==> flow/design.v <==
module Adder (input [31:0] a,input [31:0] b,
output [31:0] y);
assign y = a + b;
endmodule
module adder_pc(pc,pc_add);
input [31:0] pc;
output [31:0] pc_add;
assign pc_add = pc + 32'd4;
endmodule
module mux2_1(a,b,sel,out);
input [31:0] a,b;
input sel;
output [31:0]out;
assign out = (sel==1'b1) ? a : b;
endmodule
module mux2_1_5(a,b,sel,out);
input [4:0] a,b;
input sel;
output [4:0] out;
assign out= (sel) ? a : b;
endmodule
module mux_forwarding(input [31:0] Reg1,input [31:0] Alu_result,input [31:0] WB_result,input [1:0] signal_forwarding,output [31:0] result);
assign result = ( signal_forwarding== 2'b00 )? Reg1  : (signal_forwarding==2'b01) ? Alu_result : WB_result;
endmodule
module SignExtend(a,zero_ext,b);
input[15:0] a;
input zero_ext;
output reg [31:0] b;
always@(*)
begin
	b = {{16{a[15] & ~zero_ext}},{a}};
end
endmodule
module Shift_Left_Branch(input [31:0] imm,output reg [31:0]  branch_address);
always@(*)
begin
  branch_address = imm << 2;
end
endmodule 
module Shift_Left_Jump(imm, PC, jump);
input[25:0] imm;
input[3:0] PC;
output [31:0] jump;
assign jump = {PC, imm, 2'b00};
endmodule
module PC #(parameter WIDTH=8)(input clk,input  reset,input en,input [WIDTH-1:0] d,output reg [WIDTH-1:0] q); 
always @ (posedge clk)
if (reset==1'b1) 
q <= 0;
else if (en)
q <= d;
endmodule
module ALU(entr1,entr2,alu_ctrl,alu_result,zero);
input [31:0] entr1, entr2;
input [3:0] alu_ctrl;
output zero;
output reg [31:0] alu_result;
assign zero = (entr1 == entr2);
always@(*)
begin
  case(alu_ctrl) 
    4'b0000:
	    alu_result = entr1 + entr2;
    4'b0001: 
	    alu_result = entr1 - entr2;
    4'b0010: 
	    alu_result = entr1 & entr2;
    4'b0011: 
        alu_result = ~(entr1 | entr2);
    4'b0100:
        alu_result = entr1 | entr2;
    4'b0101:
        alu_result = {31'b0, ($signed(entr1) < $signed(entr2))};
    4'b0110:
        alu_result = {entr2[15:0], 16'b0};
    default:
        alu_result = entr1 + entr2;
  endcase
end
endmodule
module ALU_Control(aluOp,func,out);
input wire [3:0] aluOp;
input wire [5:0] func;
output reg [3:0] out;
always @(*)
begin
case (aluOp)
	4'b0000:  
	begin
	case (func)
	6'b100000: out = 4'b0000;  
	6'b100010: out = 4'b0001;  
	6'b100100: out = 4'b0010;  
	6'b100111: out = 4'b0011;  
	6'b100101: out = 4'b0100;  
	6'b101010: out = 4'b0101;  
	default:   out = 4'b0000;
	endcase  
	end
	4'b0100:  
	out = 4'b0000;  
	4'b0010:  
	out = 4'b0101;  
	4'b1100:  
	out = 4'b0010;  
	4'b1110:  
	out = 4'b0100;  
	4'b0001:  
	out = 4'b0110;  
	4'b0101:  
	out = 4'b0001;  
	default:
	out = 4'b0000;
endcase
end
endmodule
module Control(hazard_detected,Instruction,RegDst,Jump,Branch,BranchNe,MemRead,MemtoReg,ALUOp,MemWrite,ALUSrc,RegWrite,ZeroExt);
input hazard_detected;
input [5:0] Instruction;
output reg RegDst,Branch,BranchNe,Jump,MemtoReg,ALUSrc,RegWrite,ZeroExt;
output reg MemRead, MemWrite;
output reg [3:0] ALUOp;
always @(*)
begin
  RegDst = 1'b0;
  Jump = 1'b0;
  Branch = 1'b0;
  BranchNe = 1'b0;
  MemRead = 1'b0;
  MemtoReg = 1'b0;
  ALUOp = 4'b0100;
  MemWrite = 1'b0;
  ALUSrc = 1'b0;
  RegWrite = 1'b0;
  ZeroExt = 1'b0;
  if(hazard_detected)
  begin
  end
  else
  case (Instruction)
  6'b000000:  
  begin
    RegDst = 1'b1;
    ALUOp = 4'b0000;
    RegWrite = 1'b1;
  end
  6'b100011:  
  begin
    MemRead = 1'b1;
    MemtoReg = 1'b1;
    ALUSrc = 1'b1;
    RegWrite = 1'b1;
  end
  6'b101011:  
  begin
    MemWrite = 1'b1;
    ALUSrc = 1'b1;
  end
  6'b001010:  
  begin
    ALUOp = 4'b0010;
    ALUSrc = 1'b1;
    RegWrite = 1'b1;
  end
  6'b001111:  
  begin
    ALUOp = 4'b0001;
    ALUSrc = 1'b1;
    RegWrite = 1'b1;
  end
  6'b001000:  
  begin
    ALUSrc = 1'b1;
    RegWrite = 1'b1;
  end
  6'b001100:  
  begin
    ALUOp = 4'b1100;
    ALUSrc = 1'b1;
    RegWrite = 1'b1;
    ZeroExt = 1'b1;
  end
  6'b001101:  
  begin
    ALUOp = 4'b1110;
    ALUSrc = 1'b1;
    RegWrite = 1'b1;
    ZeroExt = 1'b1;
  end
  6'b000100:  
  begin
    Branch = 1'b1;
    ALUOp = 4'b0101;
  end
  6'b000101:  
  begin
    Branch = 1'b1;
    BranchNe = 1'b1;
    ALUOp = 4'b0101;
  end
  6'b000010:  
  begin
    Jump = 1'b1;
  end
  default: ;
  endcase
end
endmodule
module Register_File(clk, readreg1, readreg2, writereg, writedata, read_data1, read_data2, regwrite);
input clk;
input [4:0] readreg1, readreg2, writereg;  
input [31:0] writedata;  
input regwrite;  
output [31:0] read_data1, read_data2;
reg [31:0]reg_set[1:31];  
assign read_data1 = (readreg1 == 5'd0) ? 32'd0 :
                    (regwrite && writereg == readreg1) ? writedata : reg_set[readreg1];
assign read_data2 = (readreg2 == 5'd0) ? 32'd0 :
                    (regwrite && writereg == readreg2) ? writedata : reg_set[readreg2];
always @ (posedge clk) 
  if (regwrite && writereg != 5'd0) 
  reg_set[writereg] <= writedata;
endmodule
module hazard_detection(input use_src1,input use_src2,input [4:0] src1_ID,input [4:0] src2_ID,input [4:0] dest_d_e,
input mem_read_d_e,output hazard_detected);
wire exe_hazard;
assign exe_hazard = mem_read_d_e && (dest_d_e != 5'd0) &&
                    ((use_src1 && src1_ID == dest_d_e) || (use_src2 && src2_ID == dest_d_e));
assign hazard_detected = exe_hazard;
endmodule
module forwarding_EXE (input [4:0] src1_d_e,input [4:0] src2_d_e,input [4:0] dest_MEM,input [4:0] dest_WB,input WB_EN_MEM, WB_EN_WB,
output reg [1:0] val1_sel, val2_sel);
always @ (*) 
begin
  {val1_sel, val2_sel} = 0;
    if (WB_EN_MEM && dest_MEM != 5'd0 && src1_d_e == dest_MEM) val1_sel = 2'b01;
    else if (WB_EN_WB && dest_WB != 5'd0 && src1_d_e == dest_WB) val1_sel = 2'b10;
    if (WB_EN_MEM && dest_MEM != 5'd0 && src2_d_e == dest_MEM) val2_sel = 2'b01;
    else if (WB_EN_WB && dest_WB != 5'd0 && src2_d_e == dest_WB) val2_sel = 2'b10;
end
endmodule
module F_D (input clk,input rst,input STALL,input FLUSH,input [31:0] PCIn,input [31:0] instructionIn,output reg [31:0] PC,output reg [31:0] instruction);
always @ (posedge clk) begin
  if (rst || FLUSH)
  begin
    PC <= 0;
    instruction <= 0;
  end
  else 
  begin
    if (STALL)
    begin
    end
    else 
    begin
      instruction <= instructionIn;
      PC <= PCIn;
    end
  end
end 
endmodule
module D_EX(input clk,rst,flush,input [4:0] src_1,input [4:0] src_2,input [4:0] dest_in,input [31:0] Reg1_in,
input [31:0] Reg2_in,input [31:0] imm_in,input Branch_in,input BranchNe_in,
input MemtoReg_in,input MemRead_in,input MemWrite_in,input RegWrite_in,input ALUSrc_in,
input [3:0] alu_control_out_in,
input [31:0] branch_pc_in,output reg [4:0] src_1_out,output reg [4:0] src_2_out,output reg [4:0] dest_out,
output reg [31:0] Reg1_out,output reg [31:0] Reg2_out,
output reg [31:0] imm_out,output reg Branch_out,output reg BranchNe_out,
output reg MemtoReg_out,output reg MemRead_out,output reg MemWrite_out,output reg RegWrite_out,output reg ALUSrc_out,
output reg [3:0] alu_control_out_out,
output reg [31:0] branch_pc_out);
always @(posedge clk)
begin
    if (rst || flush) 
        begin
        src_1_out<=0;
        src_2_out<=0;        
        Reg1_out<=0;
        Reg2_out<=0;
        dest_out<=0;
        imm_out<=0;
        Branch_out<=0;
        BranchNe_out<=0;
        MemtoReg_out<=0;
        MemRead_out<=0;
        MemWrite_out<=0;
        RegWrite_out<=0;
        ALUSrc_out<=0;
        alu_control_out_out<=0;
        branch_pc_out<=0;
        end
    else
        begin
        src_1_out<=src_1;
        src_2_out<=src_2;
        Reg1_out<=Reg1_in;
        Reg2_out<=Reg2_in;
        dest_out<=dest_in;
        imm_out<=imm_in;
        Branch_out<=Branch_in;
        BranchNe_out<=BranchNe_in;
        MemtoReg_out<=MemtoReg_in;
        MemRead_out<=MemRead_in;
        MemWrite_out<=MemWrite_in;
        RegWrite_out<=RegWrite_in;
        ALUSrc_out<=ALUSrc_in;
        alu_control_out_out<=alu_control_out_in;
        branch_pc_out<=branch_pc_in;
        end
end
endmodule
module EX_MEM(input clk,input rst,input [4:0] dest,input memwrite,input memtoreg,input regwrite,
input [31:0] alu_result,input [31:0] store_data,
output reg [4:0] dest_out,output reg memwrite_out,output reg memtoreg_out,output reg regwrite_out,
output reg [31:0] alu_result_out,output reg [31:0] store_data_out);
always @(posedge clk)
begin
if (rst) begin
    dest_out<=0;
    memwrite_out<=0;
    memtoreg_out<=0;
    regwrite_out<=0;
    alu_result_out<=0;
    store_data_out<=0;
end
else
begin
    dest_out<=dest;
    memwrite_out<=memwrite;
    memtoreg_out<=memtoreg;
    regwrite_out<=regwrite;
    alu_result_out<=alu_result;
    store_data_out<=store_data;
end
end
endmodule
module MEM_WB(input clk,input rst,input [4:0] dest,input regwrite,input [31:0] result,
output reg [4:0] dest_out,output reg regwrite_out,output reg [31:0] result_out);
always @(posedge clk)
begin
if (rst) begin
    dest_out<=0;
    regwrite_out<=0;
    result_out<=0;
end
else
begin
    dest_out<=dest;
    regwrite_out<=regwrite;
    result_out<=result;
end
end
endmodule
module DATAPATH_CON_PIPELINE(clk,reset,imem_addr,imem_rdata,dmem_addr,dmem_wdata,dmem_we,dmem_rdata);
input clk; 
input reset;
output [31:0] imem_addr;
input  [31:0] imem_rdata;
output [31:0] dmem_addr;
output [31:0] dmem_wdata;
output dmem_we;
input  [31:0] dmem_rdata;
wire [31:0] address_final; 
wire [31:0] Out_PC; 
wire [31:0] next_pc;
wire [31:0] Instruction; 
wire RegDst,Jump,MemtoReg,ALUsrc,RegWrite,Branch,BranchNe,ZeroExt; 
wire MemRead, MemWrite; 
wire [3:0] ALUOP;
wire [4:0] writereg;
wire [31:0] read_data1,read_data2;
wire [31:0] sign_extended;
wire [3:0] alucontrol;
wire [31:0] mux_alu;
wire [31:0] alu_result;
wire zero; 
wire [31:0] Jump_address;
wire [31:0] shift_left_branch;
wire [31:0] branch_pc;
wire [31:0] mux_branch_out;
wire [31:0] DM_mux;
wire [4:0] src_1_d_e,src_2_d_e;
wire [4:0] dest_d_e;
wire [31:0] reg1_d_e;
wire [31:0] reg2_d_e;
wire [31:0] imm_d_e;
wire branch_d_e,branchne_d_e;
wire MemtoReg_d_e,MemRead_d_e,MemWrite_d_e,RegWrite_d_e,ALUsrc_d_e;
wire [3:0] alucontrol_d_e;
wire [31:0] branch_pc_d_e;
wire [4:0] dest_e_m;
wire MemWrite_e_m,MemtoReg_e_m,RegWrite_e_m;
wire [31:0] alu_result_e_m,store_data_e_m;
wire [4:0] dest_m_w;
wire RegWrite_m_w;
wire [31:0] result_m_w;
wire [31:0] PC_F_D,inst_F_D;
wire [1:0] val1,val2;
wire hazard_detected;
wire [31:0] val_1_mux_forw,val_2_mux_forw;
wire branch_taken;
wire use_src1,use_src2;
assign imem_addr = Out_PC;
assign Instruction = imem_rdata;
PC #(32)call_pc(.clk(clk),.reset(reset),.en(~hazard_detected | branch_taken),.d(next_pc),.q(Out_PC));
adder_pc call_adder_pc(.pc(Out_PC),.pc_add(address_final));
mux2_1 call_mux2_1_jump(.a(Jump_address),.b(address_final),.sel(Jump),.out(mux_branch_out));
mux2_1 call_mux2_1_branch(.a(branch_pc_d_e),.b(mux_branch_out),.sel(branch_taken),.out(next_pc));
F_D call_F_D(.clk(clk),.rst(reset),.STALL(hazard_detected),.FLUSH(branch_taken | Jump),.PCIn(address_final),.instructionIn(Instruction),.PC(PC_F_D),.instruction(inst_F_D));
Register_File call_RF(.clk(clk),.readreg1(inst_F_D[25:21]),.readreg2(inst_F_D[20:16]),
.writereg(dest_m_w),.writedata(result_m_w),.read_data1(read_data1),.read_data2(read_data2),.regwrite(RegWrite_m_w));
assign use_src1 = (inst_F_D[31:26] != 6'b000010) && (inst_F_D[31:26] != 6'b001111);
assign use_src2 = (inst_F_D[31:26] == 6'b000000) || (inst_F_D[31:26] == 6'b101011) ||
                  (inst_F_D[31:26] == 6'b000100) || (inst_F_D[31:26] == 6'b000101);
hazard_detection call_hazard(.use_src1(use_src1),.use_src2(use_src2),.src1_ID(inst_F_D[25:21]),.src2_ID(inst_F_D[20:16]),.dest_d_e(dest_d_e),
.mem_read_d_e(MemRead_d_e),.hazard_detected(hazard_detected));
Control call_Control(.hazard_detected(hazard_detected),.Instruction(inst_F_D[31:26]),.RegDst(RegDst),.Jump(Jump),.Branch(Branch),.BranchNe(BranchNe),.MemRead(MemRead),
.MemtoReg(MemtoReg),.ALUOp(ALUOP),.MemWrite(MemWrite),.ALUSrc(ALUsrc),.RegWrite(RegWrite),.ZeroExt(ZeroExt));
mux2_1_5 call_mux2_1_5bits(.a(inst_F_D[15:11]),.b(inst_F_D[20:16]),.sel(RegDst),.out(writereg));
SignExtend call_Signextend(.a(inst_F_D[15:0]),.zero_ext(ZeroExt),.b(sign_extended));
ALU_Control call_alu_control(.aluOp(ALUOP),.func(inst_F_D[5:0]),.out(alucontrol));
Shift_Left_Jump call_shift_jump(.imm(inst_F_D[25:0]),.PC(PC_F_D[31:28]),.jump(Jump_address));
Shift_Left_Branch call_shift_branch(.imm(sign_extended),.branch_address(shift_left_branch));
Adder call_adder(.a(PC_F_D),.b(shift_left_branch),.y(branch_pc));
D_EX ID_IE(.clk(clk),.rst(reset),.flush(branch_taken),.src_1(inst_F_D[25:21]),.src_2(inst_F_D[20:16]),.dest_in(writereg),
.Reg1_in(read_data1),.Reg2_in(read_data2),.imm_in(sign_extended),.Branch_in(Branch),.BranchNe_in(BranchNe),
.MemtoReg_in(MemtoReg),.MemRead_in(MemRead),.MemWrite_in(MemWrite),.RegWrite_in(RegWrite),.ALUSrc_in(ALUsrc),
.alu_control_out_in(alucontrol),.branch_pc_in(branch_pc),
.src_1_out(src_1_d_e),.src_2_out(src_2_d_e),.dest_out(dest_d_e),
.Reg1_out(reg1_d_e),.Reg2_out(reg2_d_e),.imm_out(imm_d_e),.Branch_out(branch_d_e),.BranchNe_out(branchne_d_e),
.MemtoReg_out(MemtoReg_d_e),.MemRead_out(MemRead_d_e),.MemWrite_out(MemWrite_d_e),.RegWrite_out(RegWrite_d_e),.ALUSrc_out(ALUsrc_d_e),
.alu_control_out_out(alucontrol_d_e),.branch_pc_out(branch_pc_d_e));
forwarding_EXE call_forwarding(.src1_d_e(src_1_d_e),.src2_d_e(src_2_d_e),
.dest_MEM(dest_e_m),.dest_WB(dest_m_w),.WB_EN_MEM(RegWrite_e_m),.WB_EN_WB(RegWrite_m_w),.val1_sel(val1),.val2_sel(val2));
mux_forwarding call_3_forwarding_1(.Reg1(reg1_d_e),.Alu_result(alu_result_e_m),.WB_result(result_m_w),.signal_forwarding(val1),.result(val_1_mux_forw));
mux_forwarding call_3_forwarding_2(.Reg1(reg2_d_e),.Alu_result(alu_result_e_m),.WB_result(result_m_w),.signal_forwarding(val2),.result(val_2_mux_forw));
mux2_1 mux_antes_del_alu(.a(imm_d_e),.b(val_2_mux_forw),.sel(ALUsrc_d_e),.out(mux_alu));
ALU call_ALU(.entr1(val_1_mux_forw),.entr2(mux_alu),.alu_ctrl(alucontrol_d_e),.alu_result(alu_result),.zero(zero));
assign branch_taken = branch_d_e & (zero ^ branchne_d_e);
EX_MEM call_ex_mem(.clk(clk),.rst(reset),.dest(dest_d_e),.memwrite(MemWrite_d_e),.memtoreg(MemtoReg_d_e),.regwrite(RegWrite_d_e),
.alu_result(alu_result),.store_data(val_2_mux_forw),
.dest_out(dest_e_m),.memwrite_out(MemWrite_e_m),.memtoreg_out(MemtoReg_e_m),.regwrite_out(RegWrite_e_m),
.alu_result_out(alu_result_e_m),.store_data_out(store_data_e_m));
assign dmem_addr  = alu_result_e_m;
assign dmem_wdata = store_data_e_m;
assign dmem_we    = MemWrite_e_m;
mux2_1 call_mux_data_memory(.a(dmem_rdata),.b(alu_result_e_m),.sel(MemtoReg_e_m),.out(DM_mux));
MEM_WB call_mem_wb(.clk(clk),.rst(reset),.dest(dest_e_m),.regwrite(RegWrite_e_m),.result(DM_mux),
.dest_out(dest_m_w),.regwrite_out(RegWrite_m_w),.result_out(result_m_w));
endmodule
* From RTL to reports: DATAPATH_CON_PIPELINE
Module DATAPATH_CON_PIPELINE before and after one edit of its RTL, step after step.
"before" refers to lines of the RTL above, "after" to lines of the edited file.
"difference": "after" minus "before" as printed here. "relative change": 100 x difference / "before".
Cell names lack the library's common part.
A cell with -- has no value.
- Top :: DATAPATH_CON_PIPELINE
- Clock input :: clk
- Standard-cell library :: sky130hd
- Library corner :: tt_025C_1v80

* Diff
The edit as a unified diff against the file above.
A script made this edit. It changes what the design does and was not meant as an optimisation.
#+begin_src diff
@@ -288,5 +288,4 @@
         ALUSrc_out<=0;
         alu_control_out_out<=0;
-        branch_pc_out<=0;
         end
     else
@@ -306,7 +305,7 @@
         ALUSrc_out<=ALUSrc_in;
         alu_control_out_out<=alu_control_out_in;
-        branch_pc_out<=branch_pc_in;
         end
 end
+always @(*) branch_pc_out = branch_pc_in;
 endmodule
 module EX_MEM(input clk,input rst,input [4:0] dest,input memwrite,input memtoreg,input regwrite,
#+end_src

* Word-level counts
Source: Yosys, flattened and elaborated, memories not mapped. Widths are those after wreduce. Print and check cells do not count. Equal cells are merged and count once.
Memory sizes are those after Yosys's memory passes, which may raise the word count (mostly to a power of two), join words into wider ones and drop unused or constant bits.
** Operators by class
- $lt $le $gt $ge :: before 1, after 1, difference 0, relative change 0.00%
- bitwise operators :: before 10, after 10, difference 0, relative change 0.00%
- shifts and indexed selects :: before 0, after 0, difference 0
- multipliers :: before 0, after 0, difference 0
- add/subtract/negate cells :: before 4, after 4, difference 0, relative change 0.00%
- divide/modulo/power cells :: before 0, after 0, difference 0
- eq/ne operators :: before 37, after 37, difference 0, relative change 0.00%
- mux-type cells :: before 33, after 33, difference 0, relative change 0.00%
- reductions and logical operators :: before 33, after 33, difference 0, relative change 0.00%
** Operators with widths
- 1-bit two-way mux :: before 13, after 13, difference 0, relative change 0.00%
- 1-bit logical AND :: before 11, after 11, difference 0, relative change 0.00%
- 32-bit two-way mux :: before 9, after 9, difference 0, relative change 0.00%
- 6-bit == test (second input constant) :: before 7, after 7, difference 0, relative change 0.00%
- 5-bit == test :: before 6, after 6, difference 0, relative change 0.00%
- 1-bit logical OR :: before 6, after 6, difference 0, relative change 0.00%
- 6-bit by 4-bit == test with 1-bit output (second input constant) :: before 5, after 5, difference 0, relative change 0.00%
- 2-bit OR reduction :: before 5, after 5, difference 0, relative change 0.00%
- 4-bit by 3-bit == test with 1-bit output (second input constant) :: before 4, after 4, difference 0, relative change 0.00%
- 2-bit two-way mux :: before 4, after 4, difference 0, relative change 0.00%
- 4-bit by 2-bit == test with 1-bit output (second input constant) :: before 3, after 3, difference 0, relative change 0.00%
- 5-bit nonzero test :: before 3, after 3, difference 0, relative change 0.00%
- 32-bit adder :: before 2, after 2, difference 0, relative change 0.00%
- 1-bit AND :: before 2, after 2, difference 0, relative change 0.00%
- 2-bit by 1-bit == test with 1-bit output (second input constant) :: before 2, after 2, difference 0, relative change 0.00%
- 4-bit by 1-bit == test with 1-bit output (second input constant) :: before 2, after 2, difference 0, relative change 0.00%
- 4-bit == test (second input constant) :: before 2, after 2, difference 0, relative change 0.00%
- 6-bit by 3-bit == test with 1-bit output (second input constant) :: before 2, after 2, difference 0, relative change 0.00%
- 2-bit zero test :: before 2, after 2, difference 0, relative change 0.00%
- 5-bit zero test :: before 2, after 2, difference 0, relative change 0.00%
- 5-bit two-way mux :: before 2, after 2, difference 0, relative change 0.00%
- 1-bit inverter :: before 2, after 2, difference 0, relative change 0.00%
- 1-bit OR :: before 2, after 2, difference 0, relative change 0.00%
- 4-bit case mux with 6-bit select :: before 2, after 2, difference 0, relative change 0.00%
- 7-bit OR reduction :: before 2, after 2, difference 0, relative change 0.00%
- 32-bit by 3-bit adder with 32-bit output (second input constant) :: before 1, after 1, difference 0, relative change 0.00%
- 32-bit AND :: before 1, after 1, difference 0, relative change 0.00%
- 32-bit == test :: before 1, after 1, difference 0, relative change 0.00%
The list need not be complete.
** Storage and ports
- latch bits :: before 0, after 0, difference 0
- register bits :: before 280, after 248, difference -32, relative change -11.43%
- output and inout port bits :: before 97, after 97, difference 0, relative change 0.00%
- memory bits (writable) :: before 992, after 992, difference 0, relative change 0.00%
- word-level cells :: before 143, after 142, difference -1, relative change -0.70%
- clocked read ports x word width :: before 64, after 64, difference 0, relative change 0.00%
- memories kept :: before 1, after 1, difference 0, relative change 0.00%
- bits in read-only memories :: before 0, after 0, difference 0
- bits of input ports :: before 66, after 66, difference 0, relative change 0.00%
** Memories
- words x width with read and write ports :: before call_RF.reg_set 31x32 r2 w1, after call_RF.reg_set 31x32 r2 w1

* Depth
Yosys ltp: most cells in a row. Word level: on the elaborated netlist, between registers, memories and ports. Mapped: between sequential cells and ports; inverters and the memories' decode and read muxes count.
** Depth
- depth after elaboration :: before 14, after 14, difference 0, relative change 0.00%
- ABC_AREA :: before 0, after 0
- depth in mapped cells :: before 22, after 23, difference +1, relative change +4.55%
- depth with buffers taken out :: before 18, after 20, difference +2, relative change +11.11%

* Netlist
The flow's flattened synthesis, as Yosys stat reports it; memories are mapped. The netlist is that of the ABC_AREA named above (0 if unset); the other value can give another one.
** Cells by type
- nor2_1 :: before 448, after 367, difference -81, relative change -18.08%
- dfxtp_1 :: before 346, after 314, difference -32, relative change -9.25%
- a211oi_1 :: before 140, after 110, difference -30, relative change -21.43%
- clkbuf_1 :: before 257, after 228, difference -29, relative change -11.28%
- and3_1 :: before 47, after 21, difference -26, relative change -55.32%
- o21ai_0 :: before 123, after 98, difference -25, relative change -20.33%
- nand2_1 :: before 207, after 224, difference +17, relative change +8.21%
- buf_2 :: before 18, after 34, difference +16, relative change +88.89%
- o21a_1 :: before 20, after 5, difference -15, relative change -75.00%
- and2_1 :: before 19, after 34, difference +15, relative change +78.95%
- a21oi_1 :: before 274, after 286, difference +12, relative change +4.38%
- a21o_1 :: before 27, after 39, difference +12, relative change +44.44%
- nand2b_1 :: before 11, after 22, difference +11, relative change +100.00%
- inv_1 :: before 131, after 121, difference -10, relative change -7.63%
- buf_1 :: before 59, after 69, difference +10, relative change +16.95%
- nand3_1 :: before 45, after 55, difference +10, relative change +22.22%
- xor2_1 :: before 44, after 54, difference +10, relative change +22.73%
- mux2i_1 :: before 240, after 231, difference -9, relative change -3.75%
The list need not be complete.
** Synthesis totals
- buffers :: before 337, after 335, difference -2, relative change -0.59%
- cell area after synthesis (um2) :: before 66004.6, after 65165.0, difference -839.6, relative change -1.27%
- cells in the netlist :: before 4620, after 4505, difference -115, relative change -2.49%
- flip-flops :: before 1338, after 1306, difference -32, relative change -2.39%
By module: a second synthesis without flattening, with its own total; a netlist apart from the flattened one above.
** Unflattened totals
- cell total of the unflattened synthesis :: before 5355, after 5317, difference -38, relative change -0.71%
- area total of the unflattened synthesis (um2) :: before 71516.1, after 70966.8, difference -549.3, relative change -0.77%
Rows give one instance, submodules left out.
** By module, before
- Register_File :: area 47202.8 um2, sequential area 29788.6 um2, cells 2759, instances 1
- ALU :: area 5158.7 um2, sequential area 0.0 um2, cells 792, instances 1
- D_EX :: area 4803.4 um2, sequential area 3083.0 um2, cells 342, instances 1
- F_D :: area 2348.5 um2, sequential area 1281.2 um2, cells 207, instances 1
- mux2_1 :: area 544.3 um2, sequential area 0.0 um2, cells 36, instances 4
- EX_MEM :: area 1981.9 um2, sequential area 1441.4 um2, cells 152, instances 1
- Adder :: area 1739.2 um2, sequential area 0.0 um2, cells 248, instances 1
- mux_forwarding :: area 714.4 um2, sequential area 0.0 um2, cells 107, instances 2
- MEM_WB :: area 1212.4 um2, sequential area 760.7 um2, cells 80, instances 1
- PC (WIDTH=32) :: area 1163.6 um2, sequential area 640.6 um2, cells 103, instances 1
- adder_pc :: area 580.6 um2, sequential area 0.0 um2, cells 83, instances 1
- Control :: area 291.5 um2, sequential area 0.0 um2, cells 42, instances 1
- forwarding_EXE :: area 257.7 um2, sequential area 0.0 um2, cells 34, instances 1
- SignExtend :: area 246.5 um2, sequential area 0.0 um2, cells 32, instances 1
before: Further modules, not shown: 6.
** By module, after
- Register_File :: area 47199.0 um2, sequential area 29788.6 um2, cells 2759, instances 1
- ALU :: area 5158.7 um2, sequential area 0.0 um2, cells 792, instances 1
- D_EX :: area 4257.8 um2, sequential area 2442.3 um2, cells 304, instances 1
- F_D :: area 2348.5 um2, sequential area 1281.2 um2, cells 207, instances 1
- mux2_1 :: area 544.3 um2, sequential area 0.0 um2, cells 36, instances 4
- EX_MEM :: area 1981.9 um2, sequential area 1441.4 um2, cells 152, instances 1
- Adder :: area 1739.2 um2, sequential area 0.0 um2, cells 248, instances 1
- mux_forwarding :: area 714.4 um2, sequential area 0.0 um2, cells 107, instances 2
- MEM_WB :: area 1212.4 um2, sequential area 760.7 um2, cells 80, instances 1
- PC (WIDTH=32) :: area 1163.6 um2, sequential area 640.6 um2, cells 103, instances 1
- adder_pc :: area 580.6 um2, sequential area 0.0 um2, cells 83, instances 1
- Control :: area 291.5 um2, sequential area 0.0 um2, cells 42, instances 1
- forwarding_EXE :: area 257.7 um2, sequential area 0.0 um2, cells 34, instances 1
- SignExtend :: area 246.5 um2, sequential area 0.0 um2, cells 32, instances 1
after: Further modules, not shown: 6.

* Worst setup path after synthesis
Source: OpenSTA report_checks on the synthesized netlist (no wires, ideal clock, input and output delay 20% of the period each), path of least setup slack; recovery checks are left aside. Register names are those of the netlist, which keeps one name where synthesis merged equal registers.
** Timing path after synthesis
- path kind :: before register -> register, after register -> register
- start :: before register call_mem_wb.dest_out[3], after register call_mem_wb.dest_out[4]
- end :: before register ID_IE.MemtoReg_out, after register call_F_D.PC[10]
- arrival (ps) :: before 5200, after 4997, difference -203, relative change -3.90%
- library setup time (ps) :: before 73, after 86, difference +13
- clock period (ps) :: before 7500, after 7500, difference 0, relative change 0.00%
- slack (ps) :: before 2227, after 2417, difference +190
- path delay (ps) :: before 5273, after 5083, difference -190, relative change -3.60%
- buffers on the path :: before 4, after 6, difference +2, relative change +50.00%
- stages :: before 19, after 21, difference +2, relative change +10.53%
- synthesis period reached (ps) :: before 5273, after 5083, difference -190, relative change -3.60%
"path delay" = arrival - input delay + setup time.
"stages": output pins that drive a net of the path, with the launching flip-flop's if there is one; two outputs of one cell count as two.
"synthesis period reached" = period - worst setup slack (recovery checks aside). The figure is calculated, with input and output delays left at 20% of the set period.
The rows between start and end are the longest chain of elaborated cells between them; the timing report does not say that the signal goes this way. Where chains are equally long, one stands for them.
Each line given opens the expression or statement behind the cell; cells for indexed reads and writes are added by Yosys, which also makes memories of some case tables.
On the way, after synthesis, before:
- Cell sequence :: dfxtp_1 -> buf_1 -> xnor2_1 -> nand3_1 -> nor4_1 -> clkbuf_1 -> mux2i_1 -> o21ai_0 -> ha_1 -> clkbuf_1 -> or4_1 -> or2_0 -> or3_1 -> o31a_1 -> o21ai_1 -> buf_4 -> nand2_2 -> or4_1 -> nor3b_2
- Length of the longest elaborated chain :: 14
** RTL lines, path after synthesis, before
- from (decl) :: RTL line 338 : output reg [4:0] dest_out,output reg regwrite_out,output reg [31:0] result_out);
- from (assign) :: RTL line 342 : dest_out<=0;
- from (assign) :: RTL line 348 : dest_out<=dest;
- 5-bit nonzero test :: RTL line 239 : else if (WB_EN_WB && dest_WB != 5'd0 && src2_d_e == dest_WB) val2_sel = 2'b10;
- 1-bit logical AND (2 in a row) :: RTL line 239
- 2-bit two-way mux :: RTL line 239
- 2-bit two-way mux :: RTL line 238 : if (WB_EN_MEM && dest_MEM != 5'd0 && src2_d_e == dest_MEM) val2_sel = 2'b01;
- 2-bit by 1-bit == test with 1-bit output :: RTL line 23 : assign result = ( signal_forwarding== 2'b00 )? Reg1  : (signal_forwarding==2'b01) ? Alu_result : WB_result;
- 32-bit two-way mux (2 in a row) :: RTL line 23
- 32-bit two-way mux :: RTL line 14 : assign out = (sel==1'b1) ? a : b;
- 32-bit == test :: RTL line 58 : assign zero = (entr1 == entr2);
- 1-bit bitwise XOR :: RTL line 439 : assign branch_taken = branch_d_e & (zero ^ branchne_d_e);
- 1-bit AND :: RTL line 439
- 1-bit logical OR :: RTL line 274 : if (rst || flush)
- 2-bit OR reduction
- to (assign) :: RTL line 284 : MemtoReg_out<=0;
- to (assign) :: RTL line 302 : MemtoReg_out<=MemtoReg_in;
- to (decl) :: RTL line 269 : output reg MemtoReg_out,output reg MemRead_out,output reg MemWrite_out,output reg RegWrite_out,output reg ALUS ...
On the way, after synthesis, after:
- Cell sequence :: dfxtp_1 -> buf_1 -> xnor2_1 -> nand3_1 -> nor4_1 -> clkbuf_1 -> mux2i_1 -> o21ai_0 -> ha_1 -> buf_6 -> or4_4 -> or3_1 -> nand4b_4 -> xor2_1 -> nor2b_1 -> buf_2 -> nor2_1 -> clkbuf_1 -> nand2_2 -> buf_2 -> a211oi_1
- Length of the longest elaborated chain :: 14
** RTL lines, path after synthesis, after
- from (decl) :: RTL line 337 : output reg [4:0] dest_out,output reg regwrite_out,output reg [31:0] result_out);
- from (assign) :: RTL line 341 : dest_out<=0;
- from (assign) :: RTL line 347 : dest_out<=dest;
- 5-bit nonzero test :: RTL line 239 : else if (WB_EN_WB && dest_WB != 5'd0 && src2_d_e == dest_WB) val2_sel = 2'b10;
- 1-bit logical AND (2 in a row) :: RTL line 239
- 2-bit two-way mux :: RTL line 239
- 2-bit two-way mux :: RTL line 238 : if (WB_EN_MEM && dest_MEM != 5'd0 && src2_d_e == dest_MEM) val2_sel = 2'b01;
- 2-bit by 1-bit == test with 1-bit output :: RTL line 23 : assign result = ( signal_forwarding== 2'b00 )? Reg1  : (signal_forwarding==2'b01) ? Alu_result : WB_result;
- 32-bit two-way mux (2 in a row) :: RTL line 23
- 32-bit two-way mux :: RTL line 14 : assign out = (sel==1'b1) ? a : b;
- 32-bit == test :: RTL line 58 : assign zero = (entr1 == entr2);
- 1-bit bitwise XOR :: RTL line 438 : assign branch_taken = branch_d_e & (zero ^ branchne_d_e);
- 1-bit AND :: RTL line 438
- 1-bit OR :: RTL line 408 : F_D call_F_D(.clk(clk),.rst(reset),.STALL(hazard_detected),.FLUSH(branch_taken | Jump),.PCIn(address_final),.i ...
- 1-bit logical OR :: RTL line 244 : if (rst || FLUSH)
- to (assign) :: RTL line 246 : PC <= 0;
- to (assign) :: RTL line 257 : PC <= PCIn;
- to (decl) :: RTL line 242 : module F_D (input clk,input rst,input STALL,input FLUSH,input [31:0] PCIn,input [31:0] instructionIn,output re ...

* Timing after layout
From the final timing report of the runs of pair 1: the path of least setup slack in the routed layout; clock arrival at registers is part of the times.
The report prints the path's times to 10 ps; the period is as set.
** Timing path after layout
- path kind :: before register -> register, after register -> register
- start :: before register call_mem_wb.dest_out[3], after register call_mem_wb.dest_out[2]
- end :: before register ID_IE.Reg1_out[12], after register ID_IE.BranchNe_out
- clock period (ps) :: before 6900, after 6900, difference 0, relative change 0.00%
- arrival (ps) :: before 7020, after 7040, difference +20, relative change +0.28%
- library setup time (ps) :: before 90, after 50, difference -40
- stages :: before 18, after 20, difference +2, relative change +11.11%
- slack (ps) :: before 570, after 580, difference +10
- buffers on the path :: before 1, after 3, difference +2, relative change +200.00%
The rows between start and end are the longest chain of elaborated cells between them; the timing report does not say that the signal goes this way. Where chains are equally long, one stands for them.
On the way, after layout, before:
- Cell sequence :: dfxtp_1 -> xnor2_1 -> nand4_1 -> a311oi_4 -> buf_4 -> mux2i_1 -> nand2_1 -> o21ai_0 -> o21ai_0 -> ha_1 -> or4_1 -> or2_0 -> or3_1 -> o31a_1 -> o21ai_4 -> and2_1 -> o21ai_4 -> a211oi_1
- Length of the longest elaborated chain :: 14
** RTL lines, path after layout, before
- from (decl) :: RTL line 338 : output reg [4:0] dest_out,output reg regwrite_out,output reg [31:0] result_out);
- from (assign) :: RTL line 342 : dest_out<=0;
- from (assign) :: RTL line 348 : dest_out<=dest;
- 5-bit nonzero test :: RTL line 239 : else if (WB_EN_WB && dest_WB != 5'd0 && src2_d_e == dest_WB) val2_sel = 2'b10;
- 1-bit logical AND (2 in a row) :: RTL line 239
- 2-bit two-way mux :: RTL line 239
- 2-bit two-way mux :: RTL line 238 : if (WB_EN_MEM && dest_MEM != 5'd0 && src2_d_e == dest_MEM) val2_sel = 2'b01;
- 2-bit by 1-bit == test with 1-bit output :: RTL line 23 : assign result = ( signal_forwarding== 2'b00 )? Reg1  : (signal_forwarding==2'b01) ? Alu_result : WB_result;
- 32-bit two-way mux (2 in a row) :: RTL line 23
- 32-bit two-way mux :: RTL line 14 : assign out = (sel==1'b1) ? a : b;
- 32-bit == test :: RTL line 58 : assign zero = (entr1 == entr2);
- 1-bit bitwise XOR :: RTL line 439 : assign branch_taken = branch_d_e & (zero ^ branchne_d_e);
- 1-bit AND :: RTL line 439
- 1-bit logical OR :: RTL line 274 : if (rst || flush)
- 2-bit OR reduction
- to (decl) :: RTL line 267 : output reg [31:0] Reg1_out,output reg [31:0] Reg2_out,
On the way, after layout, after:
- Cell sequence :: dfxtp_1 -> or3_1 -> o31ai_2 -> nor4_2 -> buf_4 -> buf_4 -> mux2i_1 -> o21ai_0 -> ha_1 -> nand2b_1 -> or2_2 -> nor3_1 -> nand4b_4 -> xor2_1 -> nor2b_2 -> nor2_2 -> buf_4 -> nand3_1 -> nor4b_1 -> and2_1
- Length of the longest elaborated chain :: 14
** RTL lines, path after layout, after
- from (decl) :: RTL line 337 : output reg [4:0] dest_out,output reg regwrite_out,output reg [31:0] result_out);
- from (assign) :: RTL line 341 : dest_out<=0;
- from (assign) :: RTL line 347 : dest_out<=dest;
- 5-bit nonzero test :: RTL line 239 : else if (WB_EN_WB && dest_WB != 5'd0 && src2_d_e == dest_WB) val2_sel = 2'b10;
- 1-bit logical AND (2 in a row) :: RTL line 239
- 2-bit two-way mux :: RTL line 239
- 2-bit two-way mux :: RTL line 238 : if (WB_EN_MEM && dest_MEM != 5'd0 && src2_d_e == dest_MEM) val2_sel = 2'b01;
- 2-bit by 1-bit == test with 1-bit output :: RTL line 23 : assign result = ( signal_forwarding== 2'b00 )? Reg1  : (signal_forwarding==2'b01) ? Alu_result : WB_result;
- 32-bit two-way mux (2 in a row) :: RTL line 23
- 32-bit two-way mux :: RTL line 14 : assign out = (sel==1'b1) ? a : b;
- 32-bit == test :: RTL line 58 : assign zero = (entr1 == entr2);
- 1-bit bitwise XOR :: RTL line 438 : assign branch_taken = branch_d_e & (zero ^ branchne_d_e);
- 1-bit AND :: RTL line 438
- 1-bit logical OR :: RTL line 274 : if (rst || flush)
- 2-bit OR reduction
- to (assign) :: RTL line 283 : BranchNe_out<=0;
- to (assign) :: RTL line 300 : BranchNe_out<=BranchNe_in;
- to (decl) :: RTL line 268 : output reg [31:0] imm_out,output reg Branch_out,output reg BranchNe_out,

* Measured runs
Both versions went through the flow (Yosys, OpenROAD) with the same settings in each pair. Constraints: input delay and output delay 20% of the set period each, output load 0.01 pF.
Settings, pair 1:
- CORE_UTILIZATION :: 40
- period_ns :: 6.9
- CAP_MARGIN :: 20
- CORE_MARGIN :: 2
- SLEW_MARGIN :: 20
** Results, pair 1
- worst setup slack after layout (ps) :: before 571, after 584, difference +13
- utilization (%) :: before 45.7, after 45.7, difference 0.0
- synthesized cell area (um2) :: before 66004.6, after 65165.0, difference -839.6, relative change -1.27%
- die area (um2) :: before 168276.0, after 166158.0, difference -2118.0, relative change -1.26%
- power (µW) :: before 19316, after 18985, difference -331, relative change -1.71%
Settings, pair 2:
- ABC_AREA :: 0
- CAP_MARGIN :: 0
- CELL_PAD_IN_SITES_GLOBAL_PLACEMENT :: 3
- CORE_UTILIZATION :: 51
- CTS_CLUSTER_DIAMETER :: 340
- MAX_ROUTING_LAYER :: met4
- PLACE_DENSITY :: 0.41
- SETUP_SLACK_MARGIN :: 1.2
- period_ns :: 4.58
- CORE_MARGIN :: 2
- SLEW_MARGIN :: 20
** Results, pair 2
- worst setup slack after layout (ps) :: before -256, after -167, difference +89
- utilization (%) :: before 63.6, after 63.5, difference -0.1
- synthesized cell area (um2) :: before 66004.6, after 65165.0, difference -839.6, relative change -1.27%
- die area (um2) :: before 132314.0, after 130650.0, difference -1664.0, relative change -1.26%
- power (µW) :: before 30632, after 30273, difference -359, relative change -1.17%
By "power" is meant OpenSTA's value without simulated activity: inputs other than the clock are taken to toggle once in ten clock periods, and the tool carries that through the logic.
